==> flow/design.v <==
module  cordic_sin_cos
#(    
    parameter PIPELINE  = 16                         
)
(
    input                               clk,
    input                               rst_n,
    input       signed  [31:0]          angle,       
    input                               pre_vaild,
    output  reg signed  [31:0]          sin, 
    output  reg signed  [31:0]          cos,
    output  reg                         post_vaild
); 
wire signed [31:0]  angle_array[15:0];
assign angle_array[0]  = 32'sd2949120;     
assign angle_array[1]  = 32'sd1740992;     
assign angle_array[2]  = 32'sd919872;      
assign angle_array[3]  = 32'sd466944;      
assign angle_array[4]  = 32'sd234368;      
assign angle_array[5]  = 32'sd117312;      
assign angle_array[6]  = 32'sd58688;       
assign angle_array[7]  = 32'sd29312;       
assign angle_array[8]  = 32'sd14656;       
assign angle_array[9]  = 32'sd7360;        
assign angle_array[10] = 32'sd3648;        
assign angle_array[11] = 32'sd1856;	      
assign angle_array[12] = 32'sd896;         
assign angle_array[13] = 32'sd448;         
assign angle_array[14] = 32'sd256;         
assign angle_array[15] = 32'sd128;         
localparam K        = 32'h09b74;	   
reg signed  [31:0]  angle_map;
reg         [1:0]   site;
wire signed [15:0]  angle_t;
assign  angle_t = angle >>> 16;
always@(posedge clk or negedge rst_n)begin 
    if(!rst_n)begin
        angle_map   <=  0;
        site        <=  2'd1;
    end
    else    if((angle_t >= (-16'sd90))&&(angle_t <= 16'sd90))begin
        angle_map   <=  angle;
        site        <=  2'd1;
    end
    else    if(angle_t > 16'sd90 && angle_t <= 16'sd180)begin
        angle_map   <=  32'sd11796480 - angle;                   
        site        <=  2'd2;
    end
    else    begin
        angle_map   <=  -32'sd11796480 - angle;
        site        <=  2'd3;
    end
end   
reg signed 	[31:0] 		x[PIPELINE:0];
reg signed 	[31:0] 		y[PIPELINE:0];
reg signed 	[31:0] 		z[PIPELINE:0];
always@(posedge clk or negedge rst_n)begin
   if(!rst_n)begin
       x[0]    <=  32'sd0;
       y[0]    <=  32'sd0;
       z[0]    <=  32'sd0;
   end
   else    begin
       x[0]    <=   K;
       y[0]    <=   32'sd0;
       z[0]    <=   angle_map;
   end
end
genvar i;
generate
    for(i = 1;i < PIPELINE+1;i = i + 1)begin:cal_xyz
        always@(posedge clk or negedge rst_n)begin
            if(!rst_n)begin
                x[i]    <=  32'sd0;
                y[i]    <=  32'sd0;
                z[i]    <=  32'sd0;
            end
            else    if(z[i-1][31])begin
                x[i]    <=  x[i-1] + (y[i-1] >>> (i-1));
                y[i]    <=  y[i-1] - (x[i-1] >>> (i-1));
                z[i]    <=  z[i-1] + angle_array[i-1];
            end
            else    begin
                x[i]    <=  x[i-1] - (y[i-1] >>> (i-1));
                y[i]    <=  y[i-1] + (x[i-1] >>> (i-1));
                z[i]    <=  z[i-1] - angle_array[i-1];
            end
        end 
    end
endgenerate
reg     [PIPELINE+1:0]      vaild_r;
reg     [2*PIPELINE+1:0]    site_r;
always@(posedge clk or negedge rst_n)begin
    if(!rst_n)
        vaild_r <=  {(PIPELINE+2){1'b0}};
    else
        vaild_r <=  {vaild_r[PIPELINE:0],pre_vaild};
end
always@(posedge clk )begin
    site_r  <=  {site_r[2*PIPELINE-1:0],site};   
end
always@(posedge clk or negedge rst_n)begin
    if(!rst_n)
        post_vaild  <=  0;
    else
        post_vaild  <=  vaild_r[PIPELINE+1];
end
always@(posedge clk or negedge rst_n)begin
    if(!rst_n)begin
        sin <=  0;
        cos <=  0;
    end
    else    if(~vaild_r[PIPELINE+1])begin
        sin <=  0;
        cos <=  0;
    end
    else    begin
        case(site_r[2*PIPELINE+1:2*PIPELINE])
            2'd1:begin
                sin <=  y[PIPELINE];
                cos <=  x[PIPELINE];
            end
            2'd2:begin
                sin <=  y[PIPELINE];
                cos <=  ~x[PIPELINE] + 1;
            end
            2'd3:begin
                sin <=  y[PIPELINE];
                cos <=  ~x[PIPELINE] + 1;
            end      
            default:begin
                sin <=  y[PIPELINE];
                cos <=  x[PIPELINE];
            end
        endcase  
    end
end
endmodule
Lab notebook: cordic_sin_cos

From RTL to reports: cordic_sin_cos
Tool output for the design above before and after an edit, in the order of the flow. "unedited" refers to lines of the RTL above, "edited" to lines of the edited file. "difference" is "edited" less "unedited", of the values as shown; "relative change" is that difference over "unedited", in percent. Operators: Yosys type, input widths -> output width; for muxes data width and select width s. The mark -- stands for no value.

Design top: cordic_sin_cos. Clock port: clk. Cell library: sky130hd. Library corner: tt_025C_1v80.

Edit of the RTL
Unified diff, file above to edited file. A script made this edit. It changes what the design does and was not meant as an optimisation.

```diff
@@ -43,5 +43,5 @@
         site        <=  2'd1;
     end
-    else    if(angle_t > 16'sd90 && angle_t <= 16'sd180)begin
+    else    if(angle_t <= 16'sd90 && angle_t <= 16'sd180)begin
         angle_map   <=  32'sd11796480 - angle;                   
         site        <=  2'd2;
```

After elaboration
Counts by Yosys on the flattened word-level netlist (proc, flatten, opt, wreduce). Print and check cells are left out. Cells with the same type and inputs are merged into one.

Operators by class: add/sub/neg operators (unedited 94, edited 94, difference 0, relative change 0.00%); $lt $le $gt $ge (unedited 4, edited 3, difference -1, relative change -25.00%); equality and inequality tests (unedited 2, edited 2, difference 0, relative change 0.00%); mux-type cells (unedited 53, edited 53, difference 0, relative change 0.00%); bitwise logic cells (unedited 1, edited 1, difference 0, relative change 0.00%); reduce/logical cells (unedited 3, edited 3, difference 0, relative change 0.00%).

Operator list: $gt 16x8->1 const B (unedited 1, edited 0, difference -1, relative change -100.00%).

Unchanged operator kinds not shown: 73.

Word-level totals: register bits after elaboration (unedited 1657, edited 1657, difference 0, relative change 0.00%); bits of input ports (unedited 35, edited 35, difference 0, relative change 0.00%); output and inout port bits (unedited 65, edited 65, difference 0, relative change 0.00%); cells after elaboration (unedited 213, edited 212, difference -1, relative change -0.47%).

Longest topological paths
Longest topological path by Yosys (ltp), each cell counted once; first at word level (registers and memories cut), then after technology mapping (sequential cells cut; the memories' decode and read muxes count).

Depth: depth after elaboration (unedited 4, edited 4, difference 0, relative change 0.00%); ABC_AREA (unedited 0, edited 0); mapped depth (unedited 22, edited 22, difference 0, relative change 0.00%); gate-level depth less buffers (unedited 21, edited 21, difference 0, relative change 0.00%).

Synthesis result
Source: synth_stat.txt of the flow (Yosys; design flattened, memories mapped). It holds for the ABC_AREA given above (unset counts as 0); a run with the other value may have another netlist.

Synthesis totals: cells in the netlist (unedited 12018, edited 12236, difference +218, relative change +1.81%); synthesis area (µm²) (unedited 109852.9, edited 111086.5, difference +1233.6, relative change +1.12%); sequential part of the area (µm²) (unedited 36875.4, edited 36850.3, difference -25.1, relative change -0.07%); flip-flops (unedited 1477, edited 1476, difference -1, relative change -0.07%); buffers (unedited 200, edited 222, difference +22, relative change +11.00%).

Cell types: sky130_fd_sc_hd__o21ai_1 (unedited 16, edited 101, difference +85, relative change +531.25%); sky130_fd_sc_hd__o21ai_0 (unedited 537, edited 462, difference -75, relative change -13.97%); sky130_fd_sc_hd__nand2_1 (unedited 572, edited 631, difference +59, relative change +10.31%); sky130_fd_sc_hd__a21oi_1 (unedited 1245, edited 1303, difference +58, relative change +4.66%); sky130_fd_sc_hd__a21o_1 (unedited 489, edited 543, difference +54, relative change +11.04%); sky130_fd_sc_hd__nor2_1 (unedited 1120, edited 1091, difference -29, relative change -2.59%); sky130_fd_sc_hd__a31oi_1 (unedited 144, edited 169, difference +25, relative change +17.36%); sky130_fd_sc_hd__xnor2_1 (unedited 1157, edited 1135, difference -22, relative change -1.90%); sky130_fd_sc_hd__o31ai_1 (unedited 64, edited 85, difference +21, relative change +32.81%); sky130_fd_sc_hd__or3_1 (unedited 106, edited 87, difference -19, relative change -17.92%); sky130_fd_sc_hd__clkbuf_1 (unedited 167, edited 185, difference +18, relative change +10.78%); sky130_fd_sc_hd__a211o_1 (unedited 28, edited 46, difference +18, relative change +64.29%); sky130_fd_sc_hd__o21a_1 (unedited 182, edited 166, difference -16, relative change -8.79%); sky130_fd_sc_hd__nor2b_1 (unedited 176, edited 161, difference -15, relative change -8.52%); sky130_fd_sc_hd__and3_1 (unedited 111, edited 97, difference -14, relative change -12.61%); sky130_fd_sc_hd__nand4_1 (unedited 78, edited 92, difference +14, relative change +17.95%); sky130_fd_sc_hd__a21boi_1 (unedited 3, edited 17, difference +14, relative change +466.67%); sky130_fd_sc_hd__a31o_2 (unedited 33, edited 20, difference -13, relative change -39.39%).

Unchanged cell types not shown: 9. Not every row of either side is listed.

Path before layout
Path of least setup slack by OpenSTA after synthesis, without wires, with an ideal clock, recovery checks aside; 20% of the period is set as input and as output delay. Where synthesis merged equal registers, the netlist keeps one of their names.

Path after synthesis: path type (unedited in2reg, edited in2reg); start point (unedited in angle[22], edited in angle[22]); end point (unedited reg angle_map[31], edited reg angle_map[30]); clock period (ns) (unedited 6.0, edited 6.0, difference 0.0, relative change 0.00%); library setup time (ns) (unedited 0.079, edited 0.131, difference +0.052); launch time at the first pin (ns) (unedited 1.200, edited 1.200, difference 0.000, relative change 0.00%); arrival (ns) (unedited 4.536, edited 4.199, difference -0.337, relative change -7.43%); data required time (ns) (unedited 5.921, edited 5.869, difference -0.052, relative change -0.88%); path slack (ns) (unedited 1.385, edited 1.670, difference +0.285); delay of the path (ns) (unedited 3.415, edited 3.130, difference -0.285, relative change -8.35%); driving pins on the path (unedited 19, edited 17, difference -2, relative change -10.53%); period reached after synthesis (ns) (unedited 4.615, edited 4.33, difference -0.285, relative change -6.18%).

"delay of the path" is the arrival time less input delay plus setup time. "driving pins on the path" counts driving pins, that of a launching flip-flop among them; a cell with two outputs on the path counts twice. "period reached after synthesis" is the clock period less the worst setup slack; recovery checks do not enter. This is arithmetic on one report: input and output delays are still those of the set period (20% each). Between the ends stands the longest chain of elaborated cells between them, by number of cells; it is not shown to be the way that was timed. Of several equally long chains one is given. Each line given opens the expression or statement behind the cell; cells for indexed reads and writes are added by Yosys, which also makes memories of some case tables. A register here has more assigning lines than the two given.

On the way, after synthesis, unedited:
Cells stage by stage: sky130_fd_sc_hd__inv_1 sky130_fd_sc_hd__nor4_1 sky130_fd_sc_hd__a31oi_1 sky130_fd_sc_hd__o22ai_1 sky130_fd_sc_hd__and2_1 sky130_fd_sc_hd__clkbuf_1 sky130_fd_sc_hd__or2_2 sky130_fd_sc_hd__inv_1 sky130_fd_sc_hd__ha_1 sky130_fd_sc_hd__and3_1 sky130_fd_sc_hd__nand4_1 sky130_fd_sc_hd__a21boi_1 sky130_fd_sc_hd__o21ai_1 sky130_fd_sc_hd__a21oi_1 sky130_fd_sc_hd__nor3_1 sky130_fd_sc_hd__o31ai_1 sky130_fd_sc_hd__a21oi_1 sky130_fd_sc_hd__o21bai_1 sky130_fd_sc_hd__mux2i_1. The entry for length of the longest elaborated chain reads 4. For elaborated cells between the ends (all ways) the number is 10. The figure for RTL lines with such cells is 4.

RTL lines, path after synthesis, unedited: start, declared (line 8) `input       signed  [31:0]          angle,`; $gt 16x8->1 (line 45) `else    if(angle_t > 16'sd90 && angle_t <= 16'sd180)begin`; $logic_and 1x1->1 (line 45); $mux 32 (line 45); $mux 32 (line 41) `else    if((angle_t >= (-16'sd90))&&(angle_t <= 16'sd90))begin`; end, assigned (line 42) `angle_map   <=  angle;`; end, assigned (line 46) `angle_map   <=  32'sd11796480 - angle;`; end, declared (line 32) `reg signed  [31:0]  angle_map;`.

On the way, after synthesis, edited:
Cells stage by stage: sky130_fd_sc_hd__inv_1 sky130_fd_sc_hd__nor4_1 sky130_fd_sc_hd__o22ai_1 sky130_fd_sc_hd__and3_1 sky130_fd_sc_hd__clkbuf_1 sky130_fd_sc_hd__nor2_1 sky130_fd_sc_hd__inv_1 sky130_fd_sc_hd__ha_1 sky130_fd_sc_hd__a21o_1 sky130_fd_sc_hd__a21oi_1 sky130_fd_sc_hd__o21ai_0 sky130_fd_sc_hd__nor2_1 sky130_fd_sc_hd__a21oi_1 sky130_fd_sc_hd__a41o_1 sky130_fd_sc_hd__or3_1 sky130_fd_sc_hd__nand2_1 sky130_fd_sc_hd__o21ai_1. The entry for length of the longest elaborated chain reads 4. For elaborated cells between the ends (all ways) the number is 9.

RTL lines, path after synthesis, edited: start, declared (line 8) `input       signed  [31:0]          angle,`; $le 16x8->1 (line 45) `else    if(angle_t <= 16'sd90 && angle_t <= 16'sd180)begin`; $logic_and 1x1->1 (line 45); $mux 32 (line 45); $mux 32 (line 41) `else    if((angle_t >= (-16'sd90))&&(angle_t <= 16'sd90))begin`; end, assigned (line 42) `angle_map   <=  angle;`; end, assigned (line 46) `angle_map   <=  32'sd11796480 - angle;`; end, declared (line 32) `reg signed  [31:0]  angle_map;`.

Worst path after layout
Path of least setup slack in the final report of the runs of pair 1 (OpenROAD, finished layout, wires in). Where an end is a register, its clock arrival counts in the times.

Path post-layout: path type (unedited reg2reg, edited reg2reg); start point (unedited reg y[5][8], edited reg x[11][14]); end point (unedited reg x[6][30], edited reg y[12][25]); clock period (ns) (unedited 6.0, edited 6.0, difference 0.0, relative change 0.00%); library setup time (ns) (unedited 0.08, edited 0.10, difference +0.02); launch time at the first pin (ns) (unedited 0.82, edited 0.78, difference -0.04, relative change -4.88%); arrival (ns) (unedited 5.78, edited 5.71, difference -0.07, relative change -1.21%); data required time (ns) (unedited 6.71, edited 6.74, difference +0.03, relative change +0.45%); path slack (ns) (unedited 0.93, edited 1.03, difference +0.10); driving pins on the path (unedited 17, edited 18, difference +1, relative change +5.88%).

Between the ends stands the longest chain of elaborated cells between them, by number of cells; it is not shown to be the way that was timed. Of several equally long chains one is given. A register here has more assigning lines than the two given.

On the way, post-layout, unedited:
Cells stage by stage: sky130_fd_sc_hd__dfrtp_1 sky130_fd_sc_hd__or4_1 sky130_fd_sc_hd__nor3b_1 sky130_fd_sc_hd__a21oi_1 sky130_fd_sc_hd__xor2_1 sky130_fd_sc_hd__ha_1 sky130_fd_sc_hd__or4_1 sky130_fd_sc_hd__nor3_1 sky130_fd_sc_hd__o21ai_0 sky130_fd_sc_hd__a221o_1 sky130_fd_sc_hd__o2bb2ai_1 sky130_fd_sc_hd__o41ai_2 sky130_fd_sc_hd__o21ai_1 sky130_fd_sc_hd__o41ai_2 sky130_fd_sc_hd__o21ai_0 sky130_fd_sc_hd__o21ai_0 sky130_fd_sc_hd__xnor2_1. The entry for length of the longest elaborated chain reads 2. For elaborated cells between the ends (all ways) the number is 3. The figure for RTL lines with such cells is 3.

RTL lines, path post-layout, unedited: start, declared (line 55) `reg signed [31:0] y[PIPELINE:0];`; start, assigned (line 80) `y[i]    <=  y[i-1] - (x[i-1] >>> (i-1));`; start, assigned (line 85) `y[i]    <=  y[i-1] + (x[i-1] >>> (i-1));`; $sub 32x27->32 (line 84) `x[i]    <=  x[i-1] - (y[i-1] >>> (i-1));`; $mux 32 (line 78) `else    if(z[i-1][31])begin`; end, assigned (line 79) `x[i]    <=  x[i-1] + (y[i-1] >>> (i-1));`; end, assigned (line 84); end, declared (line 54) `reg signed [31:0] x[PIPELINE:0];`.

On the way, post-layout, edited:
Cells stage by stage: sky130_fd_sc_hd__dfrtp_1 sky130_fd_sc_hd__nor4_1 sky130_fd_sc_hd__nor4b_1 sky130_fd_sc_hd__nand2_1 sky130_fd_sc_hd__nor2_1 sky130_fd_sc_hd__a21oi_1 sky130_fd_sc_hd__xnor2_1 sky130_fd_sc_hd__ha_1 sky130_fd_sc_hd__a21o_1 sky130_fd_sc_hd__a21o_1 sky130_fd_sc_hd__a21o_1 sky130_fd_sc_hd__o21a_1 sky130_fd_sc_hd__or3b_1 sky130_fd_sc_hd__o21ai_1 sky130_fd_sc_hd__a211oi_1 sky130_fd_sc_hd__o31ai_1 sky130_fd_sc_hd__or4b_1 sky130_fd_sc_hd__o311ai_1. The entry for length of the longest elaborated chain reads 2. For elaborated cells between the ends (all ways) the number is 3. The figure for RTL lines with such cells is 3.

RTL lines, path post-layout, edited: start, declared (line 54) `reg signed [31:0] x[PIPELINE:0];`; start, assigned (line 79) `x[i]    <=  x[i-1] + (y[i-1] >>> (i-1));`; start, assigned (line 84) `x[i]    <=  x[i-1] - (y[i-1] >>> (i-1));`; $add 32x21->32 (line 85) `y[i]    <=  y[i-1] + (x[i-1] >>> (i-1));`; $mux 32 (line 78) `else    if(z[i-1][31])begin`; end, assigned (line 80) `y[i]    <=  y[i-1] - (x[i-1] >>> (i-1));`; end, assigned (line 85); end, declared (line 55) `reg signed [31:0] y[PIPELINE:0];`.

Flow runs
Runs of the flow (Yosys, OpenROAD) on both versions; the two runs of a pair have the same settings. The constraints put input and output delay at 20% of the set period each and load the outputs with 0.01 pF.

Flow settings, pair 1:
The figure for CORE_UTILIZATION is 40. For period_ns the number is 6.0. For CAP_MARGIN the number is 20. The figure for CORE_MARGIN is 2. The entry for SLEW_MARGIN reads 20.

Measured results, pair 1: area of the synthesized netlist (µm²) (unedited 109852.9, edited 111086.5, difference +1233.6, relative change +1.12%); area inside the die boundary (µm²) (unedited 278842.0, edited 281945.0, difference +3103.0, relative change +1.11%); standard-cell area after layout (µm²) (unedited 121240.0, edited 122615.0, difference +1375.0, relative change +1.13%); setup slack of the worst path (ns) (unedited 0.930, edited 1.026, difference +0.096); setup TNS (ns) (unedited 0.000, edited 0.000, difference 0.000); clock period achieved (ns) (unedited 5.070, edited 4.974, difference -0.096, relative change -1.89%).

Flow settings, pair 2:
Under ABC_AREA stands 0. For CAP_MARGIN the number is 5. The figure for CORE_ASPECT_RATIO is 1.31. The figure for CORE_UTILIZATION is 29. The entry for CTS_CLUSTER_DIAMETER reads 138. CTS_CLUSTER_SIZE: 94. GPL_TIMING_DRIVEN: 0. MAX_ROUTING_LAYER: met4. MIN_ROUTING_LAYER: met1. The entry for SETUP_SLACK_MARGIN reads 1.01. For period_ns the number is 7.34. The figure for CORE_MARGIN is 2. The entry for SLEW_MARGIN reads 20.

Measured results, pair 2: area of the synthesized netlist (µm²) (unedited 109852.9, edited 111086.5, difference +1233.6, relative change +1.12%); area inside the die boundary (µm²) (unedited 383788.0, edited 388069.0, difference +4281.0, relative change +1.12%); standard-cell area after layout (µm²) (unedited 119226.0, edited 120912.0, difference +1686.0, relative change +1.41%); setup slack of the worst path (ns) (unedited 1.256, edited 1.179, difference -0.077); setup TNS (ns) (unedited 0.000, edited 0.000, difference 0.000); worst hold slack (ns) (unedited 0.301, edited 0.299, difference -0.002); clock period achieved (ns) (unedited 6.084, edited 6.161, difference +0.077, relative change +1.27%).

By "clock period achieved" is meant the clock period of the run minus its worst setup slack. This is arithmetic on one report: input and output delays are still those of the set period (20% each).
